==> flow/design.v <==
module lcd_ctrl(clk, reset, datain, cmd, cmd_valid, dataout, output_valid, busy);
input           clk;
input           reset;
input   [7:0]   datain;
input   [2:0]   cmd;
input           cmd_valid;
output reg [7:0]   dataout;
output reg         output_valid;
output reg         busy;
reg cur_state,next_state;  
reg [5:0] img_counter;     
reg [2:0] row,col;         
reg [2:0] row_t,col_t;         
reg [5:0] out_pos;          
reg [2:0] cmd_reg;         
reg [7:0] data_buff[35:0];  
localparam REFLASH     = 3'd0;
localparam LOAD_DATA   = 3'd1;
localparam SHIFT_RIGHT = 3'd2;
localparam SHIFT_LEFT  = 3'd3;
localparam SHIFT_UP    = 3'd4;
localparam SHIFT_DOWN  = 3'd5;
localparam WAIT_CMD = 1'b0;
localparam PROCESS  = 1'b1;
always @ ( posedge clk or posedge reset ) begin    
    if (reset)  
        cur_state <= WAIT_CMD;
    else
        cur_state <= next_state;
end 
always @ ( * ) begin     
    case ( cur_state )
        WAIT_CMD : begin
            if ( cmd_valid )
                next_state = PROCESS;
            else
                next_state = WAIT_CMD;
        end
        PROCESS : begin
            if ( ( cmd_reg == REFLASH ) && img_counter[5:3] == 3'd2 && img_counter[2:0] == 3'd2 )
                next_state = WAIT_CMD;
            else
                next_state = PROCESS;
        end
    endcase
end
always @ (*) begin   
    row_t = row + img_counter[5:3];
    col_t = col + img_counter[2:0];
    out_pos = row_t * 6'd6 + col_t;
end
always @ ( posedge clk or posedge reset ) begin   
    if (reset) begin
        row <= 3'd2;
        col <= 3'd2;
        dataout <= 8'd0;
        output_valid <= 1'd0;
        busy <= 1'd0;
        cmd_reg <= REFLASH;
        img_counter <= 6'd0;
    end
    else begin
        if ( cur_state == WAIT_CMD ) begin
            if ( cmd_valid ) begin
                cmd_reg <= cmd;
                busy <= 1'd1;
            end
            img_counter <= 6'd0;
            output_valid <= 1'd0;
        end
        else begin
            case ( cmd_reg )
                REFLASH : begin
                    dataout <= data_buff[out_pos];
                    if ( img_counter[2:0] == 3'd2 ) begin
                        img_counter[5:3] <= img_counter[5:3] + 1'd1;
                        img_counter[2:0] <= 3'd0;
                    end
                    else begin
                        img_counter <= img_counter + 6'd1;
                    end
                    if ( img_counter[5:3] == 3'd2 && img_counter[2:0] == 3'd2 ) begin
                        busy <= 1'd0;
                    end
                    output_valid <= 1'd1;
                end
                LOAD_DATA : begin
                    if (img_counter == 6'd35) begin
                        img_counter <= 6'd0;
                        cmd_reg <= REFLASH;
                    end
                    else
                        img_counter <= img_counter + 6'd1;
                    data_buff[img_counter] <= datain;
                    row <= 3'd2;
                    col <= 3'd2;
                end
                SHIFT_RIGHT : begin
                    if ( col != 3'd3 )
                        col <= col + 3'd1;
                    cmd_reg <= REFLASH;
                end
                SHIFT_LEFT : begin
                    if ( col != 3'd0 )
                        col <= col - 3'd1;
                    cmd_reg <= REFLASH;
                end
                SHIFT_UP : begin
                    if ( row != 3'd0 )
                        row <= row - 3'd1;
                    cmd_reg <= REFLASH;
                end
                default : begin  
                    if ( row != 3'd3 )
                        row <= row + 3'd1;
                    cmd_reg <= REFLASH;
                end
            endcase
        end
    end
end
endmodule
; Step by step through the tools: lcd_ctrl
; What the tools print for lcd_ctrl, step after step.
; Line numbers count from 1 in the design file above.
; Cell names lack the library's common part.
; The mark -- stands for no value.
[design]
top = lcd_ctrl
clk_port = clk
cell_library = sky130hd
corner = tt_025C_1v80

; After elaboration
; Source: Yosys, flattened and elaborated. Widths are those after wreduce. Registers that Yosys merges into a memory's read port (data or address) are not register bits. Print and check cells do not count. Equal cells are merged and count once.
[op_classes]
n_addsub = 9
mul = 1
n_eq = 86
n_mux = 28
logic = 3
reduce_logical = 53
[op_table]
columns = op, n
row1 = case mux 8 bit (select 36 bit), 1
row2 = == test 6 x 5 -> 1 bit with constant B, 32
row3 = AND reduction 4 bit, 38
row4 = == test 6 x 4 -> 1 bit with constant B, 16
row5 = == test 6 x 3 -> 1 bit with constant B, 8
row6 = == test 6 bit with constant B, 8
row7 = two-way mux 3 bit, 13
row8 = == test 6 x 2 -> 1 bit with constant B, 4
row9 = case mux 3 bit (select 3 bit), 2
row10 = case mux 3 bit (select 2 bit), 3
row11 = == test 3 x 2 -> 1 bit with constant B, 4
row12 = nonzero test 3 bit, 4
row13 = == test 6 x 1 -> 1 bit with constant B, 2
row14 = logical NOT 6 bit, 2
row15 = multiplier 3 x 2 -> 5 bit with constant B, 1
row16 = adder 3 x 1 -> 3 bit with constant B, 3
row17 = != test 2 bit with constant B, 4
row18 = two-way mux 1 bit, 8
row19 = subtractor 3 x 1 -> 3 bit with constant B, 2
row20 = != test 3 x 2 -> 1 bit with constant B, 2
row21 = adder 3 bit, 2
row22 = AND reduction 3 bit, 2
row23 = adder 6 x 1 -> 6 bit with constant B, 1
row24 = adder 6 x 3 -> 6 bit, 1
row25 = != test 2 x 1 -> 1 bit with constant B, 2
row26 = logical AND 1 bit, 3
row27 = inverter 1 bit, 3
row28 = == test 3 x 1 -> 1 bit with constant B, 1
; Other operator kinds: 8; their cells: 8.
[word_totals]
register_bits = 314
input_bits = 14
output_inout_bits = 10
word_cells = 224

; Logic depth
; Longest topological path by Yosys (ltp), each cell counted once; first at word level (registers and memories cut), then after technology mapping (sequential cells cut; the memories' decode and read muxes count).
[depth]
word_depth = 5
ABC_AREA = 1
ltp_mapped = 24

; After synthesis
; Yosys stat after the flow's synthesis: flattened, memories mapped to cells. It holds for the ABC_AREA given above (unset counts as 0); a run with the other value may have another netlist.
; Totals and module areas in this step are rounded.
[by_type]
columns = cell_type, n
row1 = edfxtp_1, 288
row2 = nand4_1, 161
row3 = nand2_1, 259
row4 = nand3_1, 163
row5 = nor2_1, 161
row6 = dfrtp_1, 24
row7 = inv_1, 58
row8 = buf_2, 34
row9 = ha_1, 13
row10 = fa_1, 6
row11 = buf_6, 10
row12 = clkbuf_1, 24
row13 = o21ai_0, 11
row14 = dfstp_2, 2
row15 = xor2_1, 6
row16 = a21oi_1, 8
row17 = nor3_1, 8
row18 = nand3_2, 3
; Other cell types: 17; their cells: 32.
[synth_totals]
cell_count = 1271
synth_area_mm2 = 0.014
ff_cells = 314
buf_cells = 71

; Path before layout
; Path of least setup slack by OpenSTA after synthesis, without wires, with an ideal clock, recovery checks aside; 20% of the period is set as input and as output delay. Where synthesis merged equal registers, the netlist keeps one of their names.
[synth_timing]
path_type = reg-to-reg
start = reg row[1]
end = reg dataout[0]
period_ps = 4500
setup_ps = 117
t_first_pin_ps = 0
arrival_time_ps = 3425
path_slack_ps = 957
delay_ps = 3542
stages = 19
path_buffers = 1
period_less_setup_slack_ps = 3543
; "delay_ps" is the arrival time less input delay plus setup time.
; "stages" counts driving pins, that of a launching flip-flop among them; a cell with two outputs on the path counts twice.
; "period_less_setup_slack_ps" is the clock period less the worst setup slack; recovery checks do not enter. This is arithmetic on one report: input and output delays are still those of the set period (20% each).
; The rows between start and end are the longest chain of elaborated cells between them; the timing report does not say that the signal goes this way. Where chains are equally long, one stands for them.
; A line is the first line of the expression or statement that the cell stems from. Yosys adds cells for indexed reads and writes and turns some case tables into memories.
; At most two assigning lines are given for a register; there are more.
[synth_via]
cell_sequence = dfstp_2 -> inv_1 -> fa_1 -> inv_1 -> ha_1 -> fa_1 -> xor2_1 -> nand2_1 -> nor2_1 -> o211ai_1 -> nand2_1 -> inv_1 -> nand2_1 -> nor2_4 -> buf_6 -> nor2_1 -> nand3_1 -> nand2_1 -> nand2_1
elab_chain_cells = 5
cone_cells = 40
lines_between = 3
classes_between = 2 x add/sub; 1 x mul; 35 x eq/ne; 1 x mux; 1 x reduce/logical
[synth_rtl]
columns = element, line_no
row1 = start: declaration, 12  ; reg [2:0] row,col;
row2 = start: assignment, 110  ; row <= row - 3'd1;
row3 = start: assignment, 115  ; row <= row + 3'd1;
row4 = adder 3 bit, 48  ; row_t = row + img_counter[5:3];
row5 = multiplier 3 x 2 -> 5 bit, 50  ; out_pos = row_t * 6'd6 + col_t;
row6 = adder 6 x 3 -> 6 bit, 50
row7 = == test 6 bit, 74  ; dataout <= data_buff[out_pos];
row8 = case mux 8 bit (select 36 bit), 74
row9 = end: assignment, 56  ; dataout <= 8'd0;
row10 = end: assignment, 74
row11 = end: declaration, 7  ; output reg [7:0]   dataout;

; Path in the finished layout
; From the final timing report of flow run 2: the path of least setup slack in the routed layout; clock arrival at registers is part of the times.
; The report prints the path's times to 10 ps; the period is as set.
[layout_timing]
path_type = reg-to-reg
start = reg row[0]
end = reg dataout[4]
period_ps = 2810
setup_ps = 110
t_first_pin_ps = 580
arrival_time_ps = 4230
path_slack_ps = -940
stages = 24
path_buffers = 2
; The rows between start and end are the longest chain of elaborated cells between them; the timing report does not say that the signal goes this way. Where chains are equally long, one stands for them.
; At most two assigning lines are given for a register; there are more.
[layout_via]
cell_sequence = dfrtp_1 -> ha_2 -> inv_2 -> fa_1 -> inv_2 -> ha_4 -> inv_2 -> fa_2 -> inv_2 -> nand2_1 -> inv_2 -> nand3_2 -> nand2_4 -> nand2_8 -> buf_16 -> buf_4 -> nand4_1 -> nand2_1 -> nor2_1 -> nand2_1 -> nor2_4 -> nand3_2 -> nand2_1 -> nand2_1
elab_chain_cells = 5
cone_cells = 40
lines_between = 3
classes_between = 2 x add/sub; 1 x mul; 35 x eq/ne; 1 x mux; 1 x reduce/logical
[layout_rtl]
columns = element, line_no
row1 = start: declaration, 12  ; reg [2:0] row,col;
row2 = start: assignment, 110  ; row <= row - 3'd1;
row3 = start: assignment, 115  ; row <= row + 3'd1;
row4 = adder 3 bit, 48  ; row_t = row + img_counter[5:3];
row5 = multiplier 3 x 2 -> 5 bit, 50  ; out_pos = row_t * 6'd6 + col_t;
row6 = adder 6 x 3 -> 6 bit, 50
row7 = == test 6 bit, 74  ; dataout <= data_buff[out_pos];
row8 = case mux 8 bit (select 36 bit), 74
row9 = end: assignment, 56  ; dataout <= 8'd0;
row10 = end: assignment, 74
row11 = end: declaration, 7  ; output reg [7:0]   dataout;

Lab notebook: lcd_ctrl

Measured data: module lcd_ctrl, platform sky130hd, 3 stored runs of the flow under differing settings, order arbitrary. Input and output delays are each 20% of the period that was set; the output load is 0.01 pF.
"achieved_period_ps" = clock period - worst setup slack. The figure is calculated, with input and output delays left at 20% of the set period.
"worst_setup_path_time_ps" means the part of the period allowed to the worst setup path (the constraints hold back 20% at inputs and 20% at outputs) less its slack; where the path has registers, the arrival times of their clocks count too.
"worst_setup_path_time_ps" is given in steps of 10 ps.
Measured values are rounded.

# flow run 1
==> flow/run.sh <==
#!/bin/bash
# the make line also repeats the synthesis and layout settings of config.mk as NAME=value (left out here)
make -C /OpenROAD-flow-scripts/flow DESIGN_CONFIG=/design/flow/config.mk WORK_HOME=/design/flow/orfs CLKGATE_MAP_FILE= finish
==> flow/config.mk <==
export PLATFORM = sky130hd
export DESIGN_NAME = lcd_ctrl
export DESIGN_NICKNAME = lcd_ctrl
export VERILOG_FILES = /design/flow/design.v
export SDC_FILE = /design/flow/constraint.sdc
export NUM_CORES = 4
export LEC_CHECK = 0
export ABC_AREA = 1
export CAP_MARGIN = 5
export CELL_PAD_IN_SITES_DETAIL_PLACEMENT = 1
export CELL_PAD_IN_SITES_GLOBAL_PLACEMENT = 2
export CORE_ASPECT_RATIO = 1.05
export CORE_MARGIN = 9
export CORE_UTILIZATION = 64
export CTS_CLUSTER_DIAMETER = 284
export CTS_CLUSTER_SIZE = 92
export GPL_ROUTABILITY_DRIVEN = 0
export HOLD_SLACK_MARGIN = -0.04
export MAX_ROUTING_LAYER = met5
export MIN_ROUTING_LAYER = met2
export PLACE_DENSITY = 0.63
export SETUP_SLACK_MARGIN = 0.32
export SLEW_MARGIN = 35
export TNS_END_PERCENT = 65
==> flow/constraint.sdc <==
create_clock -name core_clock -period 5.45 [get_ports {clk}]
set_input_delay 1.0900 -clock core_clock [delete_from_list [all_inputs] [get_ports {clk}]]
set_output_delay 1.0900 -clock core_clock [all_outputs]
set_load 0.01 [all_outputs]

==> flow run 1: results <==
outcome="not finished: placement ended with error GPL-0301"

# flow run 2
==> flow/run.sh <==
#!/bin/bash
# the make line also repeats the synthesis and layout settings of config.mk as NAME=value (left out here)
make -C /OpenROAD-flow-scripts/flow DESIGN_CONFIG=/design/flow/config.mk WORK_HOME=/design/flow/orfs CLKGATE_MAP_FILE= finish
==> flow/config.mk <==
export PLATFORM = sky130hd
export DESIGN_NAME = lcd_ctrl
export DESIGN_NICKNAME = lcd_ctrl
export VERILOG_FILES = /design/flow/design.v
export SDC_FILE = /design/flow/constraint.sdc
export NUM_CORES = 4
export LEC_CHECK = 0
export ABC_AREA = 1
export CAP_MARGIN = 20
export CORE_ASPECT_RATIO = 1.66
export CORE_MARGIN = 2
export CORE_UTILIZATION = 25
export CTS_CLUSTER_DIAMETER = 317
export MIN_ROUTING_LAYER = met1
export PLACE_DENSITY_LB_ADDON = 0.09
export SETUP_SLACK_MARGIN = 0.25
export SLEW_MARGIN = 20
==> flow/constraint.sdc <==
create_clock -name core_clock -period 2.81 [get_ports {clk}]
set_input_delay 0.5620 -clock core_clock [delete_from_list [all_inputs] [get_ports {clk}]]
set_output_delay 0.5620 -clock core_clock [all_outputs]
set_load 0.01 [all_outputs]

==> flow run 2: results <==
worst_setup_slack_ps=-941
synthArea_mm2=0.014
achieved_period_ps=3751
worst_setup_path_time_ps=3750
critical_path_type="reg-to-reg"
util_frac=0.337
final_die_area_mm2=0.058

# flow run 3
==> flow/run.sh <==
#!/bin/bash
# the make line also repeats the synthesis and layout settings of config.mk as NAME=value (left out here)
make -C /OpenROAD-flow-scripts/flow DESIGN_CONFIG=/design/flow/config.mk WORK_HOME=/design/flow/orfs CLKGATE_MAP_FILE= finish
==> flow/config.mk <==
export PLATFORM = sky130hd
export DESIGN_NAME = lcd_ctrl
export DESIGN_NICKNAME = lcd_ctrl
export VERILOG_FILES = /design/flow/design.v
export SDC_FILE = /design/flow/constraint.sdc
export NUM_CORES = 4
export LEC_CHECK = 0
export CAP_MARGIN = 20
export CORE_MARGIN = 2
export CORE_UTILIZATION = 70
export SLEW_MARGIN = 20
==> flow/constraint.sdc <==
create_clock -name core_clock -period 4.46 [get_ports {clk}]
set_input_delay 0.8920 -clock core_clock [delete_from_list [all_inputs] [get_ports {clk}]]
set_output_delay 0.8920 -clock core_clock [all_outputs]
set_load 0.01 [all_outputs]

==> flow run 3: results <==
worst_setup_slack_ps=84
synthArea_mm2=0.0136
achieved_period_ps=4376
worst_setup_path_time_ps=4380
critical_path_type="reg-to-reg"
util_frac=0.811
final_die_area_mm2=0.0206
